==> flow/design.v <==
module mult_unsigned #(
		parameter WIDTHA = 16,
		parameter WIDTHB = 24,
		parameter PIPELINE_DEPTH = 4
)
(
	input clk,rst,
	input [WIDTHA -1 :0] A,
	input [WIDTHB -1 :0] B,
	output [WIDTHA + WIDTHB - 1:0] result
);
reg [WIDTHA -1 :0] rA;
reg [WIDTHB -1 :0] rB;
reg [WIDTHA + WIDTHB - 1:0] M [PIPELINE_DEPTH-1:0];
integer i;
always @(posedge clk or posedge rst)
begin
	if (rst) begin
		rA <= 0;
		rB <= 0;
		for (i=0; i<PIPELINE_DEPTH; i=i+1)
		  M[i] <=0;
		end
	else
	begin
		rA <= A;
		rB <= B;
		M[0] <= rA * rB;
		for (i=0; i<PIPELINE_DEPTH-1; i=i+1)
			M[i+1] <= M[i];
	end
end
assign result = M[PIPELINE_DEPTH-1];
endmodule
# Tool chain data of mult_unsigned
# Each step is given for the RTL above and for the edited RTL.
# Lines under "before" count in the file above, lines under "after" in the edited file.
# "change": "after" minus "before" as printed here.
# Cell names lack the library's common part.
# The mark -- stands for no value.
# design
top_module	mult_unsigned
clock	clk
lib	sky130hd
lib_corner	tt_025C_1v80

# Edit of the RTL
# Unified diff, file above to edited file.
# A script made this edit. It changes what the design does and was not meant as an optimisation.
# begin of diff
@@ -7,7 +7,9 @@
 	input clk,rst,
 	input [WIDTHA -1 :0] A,
-	input [WIDTHB -1 :0] B,
+	input [WIDTHB -1 :0] B_pin,
 	output [WIDTHA + WIDTHB - 1:0] result
 );
+reg [WIDTHB -1 :0] B;
+always @(posedge clk) B <= B_pin;
 reg [WIDTHA -1 :0] rA;
 reg [WIDTHB -1 :0] rB;
# end of diff

# Word level
# Yosys after proc, flatten, opt, wreduce and memory -nomap, before mapping. Enables and synchronous resets that opt folds into registers are not counted as muxes. Print and check cells are not counted. Equal cells are merged and count once.
# op_classes
element	before	after	change
mul	1	1	0
# op_table
operator	before	after	change
16-bit by 24-bit multiplier with 40-bit output	1	1	0
# word_totals
element	before	after	change
register_bits	200	224	24
out_inout_bits	40	40	0
input_bits	42	42	0
elab_cells	7	8	1

# Longest topological paths
# Depth = most cells in a row (Yosys ltp): at word level without a register or memory, in the mapped netlist without a sequential cell, where the memories' decode and read muxes count.
# depth
element	before	after	change
depth_word	1	1	0
ABC_AREA	0	0	--
mapped_depth	23	24	1
mapped_depth_nobuf	22	22	0

# Synthesis result
# Source: synth_stat.txt of the flow (Yosys; design flattened, memories mapped). It holds for the ABC_AREA given above (unset counts as 0); a run with the other value may have another netlist.
# types
cell	before	after	change
dfxtp_1	0	24	24
a21o_1	22	14	-8
nor2_1	20	15	-5
nand3_1	10	5	-5
o21a_1	2	6	4
a211oi_1	0	4	4
nand2_1	232	229	-3
clkbuf_1	59	62	3
a21oi_1	39	36	-3
nor2b_1	5	2	-3
o21ai_2	3	0	-3
o31a_1	0	3	3
a211o_1	3	1	-2
a21oi_2	2	0	-2
and4_1	2	0	-2
nand4b_1	2	0	-2
inv_1	353	352	-1
and2_1	176	177	1
# The list need not be complete.
# synth_totals
element	before	after	change
area_um2	17549.3	17889.7	340.4
flip_flops	200	224	24
cells	1655	1653	-2
buf_cells	66	65	-1
seq_area_um2	5004.8	5485.3	480.5

# Timing after synthesis
# Path of least setup slack by OpenSTA after synthesis, without wires, with an ideal clock, recovery checks aside; 20% of the period is set as input and as output delay. Where synthesis merged equal registers, the netlist keeps one of their names.
# synth_path
element	before	after	change
kind	register to register	register to register	--
start	register rB[14]	register rB[13]	--
end	register M[0][39]	register M[0][34]	--
arrival_time_ps	5622	5877	255
launch_ps	0	0	0
delay_ps	5742	5957	215
period_ps	8000	8000	0
path_buffers	2	2	0
slack_ps	2257	2044	-213
path_stages	24	24	0
t_required_ps	7880	7920	40
synth_period_reached_ps	5743	5956	213
# "delay_ps" is the arrival time less input delay plus setup time.
# "path_stages" counts driving pins, that of a launching flip-flop among them; a cell with two outputs on the path counts twice.
# "synth_period_reached_ps" = period - worst setup slack (recovery checks aside). The figure is calculated, with input and output delays left at 20% of the set period.
# Between the ends stands the longest chain of elaborated cells between them, by number of cells; it is not shown to be the way that was timed. Of several equally long chains one is given.
# Each line given opens the expression or statement behind the cell; cells for indexed reads and writes are added by Yosys, which also makes memories of some case tables.
# synth_via_before
path_cell_list	dfrtp_1 -> clkbuf_1 -> nand2_1 -> fa_1 -> inv_1 -> fa_1 -> inv_1 -> fa_1 -> inv_1 -> fa_1 -> fa_1 -> inv_1 -> fa_1 -> inv_1 -> ha_1 -> buf_2 -> a21oi_1 -> nand2_1 -> a21oi_1 -> o21ai_1 -> o21ai_2 -> o211ai_4 -> o21a_1 -> o211a_1
elab_chain_cells	1
cells_between	1
classes_between	mul: 1
# synth_lines_before
element	line_no	source
from (decl)	13	reg [WIDTHB -1 :0] rB;
from (assign)	20	rB <= 0;
from (assign)	27	rB <= B;
16-bit by 24-bit multiplier with 40-bit output	28	M[0] <= rA * rB;
to (assign)	22	M[i] <=0;
to (assign)	28
to (decl)	14	reg [WIDTHA + WIDTHB - 1:0] M [PIPELINE_DEPTH-1:0];
# synth_via_after
path_cell_list	dfrtp_1 -> clkbuf_1 -> nand2_1 -> fa_1 -> inv_1 -> fa_1 -> inv_1 -> fa_1 -> inv_1 -> fa_1 -> fa_1 -> inv_1 -> fa_1 -> inv_1 -> ha_1 -> buf_2 -> nand4_1 -> or3_1 -> nor3_1 -> o211ai_2 -> a21oi_1 -> a311oi_2 -> o21bai_1 -> xnor2_1
elab_chain_cells	1
cells_between	1
classes_between	mul: 1
# synth_lines_after
element	line_no	source
from (decl)	15	reg [WIDTHB -1 :0] rB;
from (assign)	22	rB <= 0;
from (assign)	29	rB <= B;
16-bit by 24-bit multiplier with 40-bit output	30	M[0] <= rA * rB;
to (assign)	24	M[i] <=0;
to (assign)	30
to (decl)	16	reg [WIDTHA + WIDTHB - 1:0] M [PIPELINE_DEPTH-1:0];

# Timing after layout
# From the final timing report of the runs of pair A: the path of least setup slack in the routed layout; clock arrival at registers is part of the times.
# The report prints the path's times to 10 ps; the period is as set.
# layout_path
element	before	after	change
kind	register to register	register to register	--
start	register rB[18]	register rA[5]	--
end	register M[0][38]	register M[0][39]	--
path_buffers	0	1	1
path_stages	20	22	2
arrival_time_ps	6690	6760	70
t_required_ps	7000	7040	40
period_ps	6610	6610	0
slack_ps	310	280	-30
launch_ps	450	540	90
# Between the ends stands the longest chain of elaborated cells between them, by number of cells; it is not shown to be the way that was timed. Of several equally long chains one is given.
# layout_via_before
path_cell_list	dfrtp_1 -> nand2_1 -> fa_1 -> fa_1 -> fa_1 -> inv_1 -> fa_1 -> fa_1 -> inv_1 -> fa_1 -> inv_1 -> ha_1 -> and3_4 -> nand4_4 -> nor4_1 -> o21ai_0 -> nand3_1 -> a31oi_1 -> or3_1 -> nand3_1
elab_chain_cells	1
cells_between	1
classes_between	mul: 1
# layout_lines_before
element	line_no	source
from (decl)	13	reg [WIDTHB -1 :0] rB;
from (assign)	20	rB <= 0;
from (assign)	27	rB <= B;
16-bit by 24-bit multiplier with 40-bit output	28	M[0] <= rA * rB;
to (assign)	22	M[i] <=0;
to (assign)	28
to (decl)	14	reg [WIDTHA + WIDTHB - 1:0] M [PIPELINE_DEPTH-1:0];
# layout_via_after
path_cell_list	dfrtp_2 -> buf_4 -> and2_1 -> fa_1 -> inv_1 -> fa_1 -> fa_1 -> inv_1 -> fa_1 -> fa_1 -> inv_1 -> fa_1 -> inv_1 -> ha_1 -> a21oi_1 -> o21a_1 -> o21ai_0 -> a311oi_1 -> o31ai_4 -> a31oi_2 -> o41ai_2 -> xnor2_1
elab_chain_cells	1
cells_between	1
classes_between	mul: 1
# layout_lines_after
element	line_no	source
from (decl)	14	reg [WIDTHA -1 :0] rA;
from (assign)	21	rA <= 0;
from (assign)	28	rA <= A;
16-bit by 24-bit multiplier with 40-bit output	30	M[0] <= rA * rB;
to (assign)	24	M[i] <=0;
to (assign)	30
to (decl)	16	reg [WIDTHA + WIDTHB - 1:0] M [PIPELINE_DEPTH-1:0];

# Measured runs
# Runs of the flow (Yosys, OpenROAD) on both versions; the two runs of a pair have the same settings. The constraints put input and output delay at 20% of the set period each and load the outputs with 0.01 pF.
# settings_pair_A
period_ns	6.61
CAP_MARGIN	20
CORE_MARGIN	2
CORE_UTILIZATION	40
SLEW_MARGIN	20
# results_pair_A
element	before	after	change
ws_hold_ps	346	324	-22
clock_period_reached_ps	6300	6333	33
fin_util_frac	0.456	0.461	0.005
timing.setup.ws_ps	310	277	-33
synthesis_area_um2	17549.3	17889.7	340.4
setupTns_ps	0	0	0
stdcell_area_um2	19685.1	20407.1	722.0
total_die_area_um2	45565.2	46431.6	866.4
# settings_pair_B
CORE_UTILIZATION	32
CTS_CLUSTER_DIAMETER	306
GPL_ROUTABILITY_DRIVEN	0
MAX_ROUTING_LAYER	met4
PLACE_DENSITY_LB_ADDON	0.21
period_ns	7.7
CAP_MARGIN	20
CORE_MARGIN	2
SLEW_MARGIN	20
# results_pair_B
element	before	after	change
ws_hold_ps	348	327	-21
clock_period_reached_ps	6542	7052	510
fin_util_frac	0.363	0.367	0.004
timing.setup.ws_ps	1158	648	-510
synthesis_area_um2	17549.3	17889.7	340.4
setupTns_ps	0	0	0
stdcell_area_um2	19603.8	20261.9	658.1
total_die_area_um2	56729.7	57811.4	1081.7
# "clock_period_reached_ps" = clock period - worst setup slack. The figure is calculated, with input and output delays left at 20% of the set period.
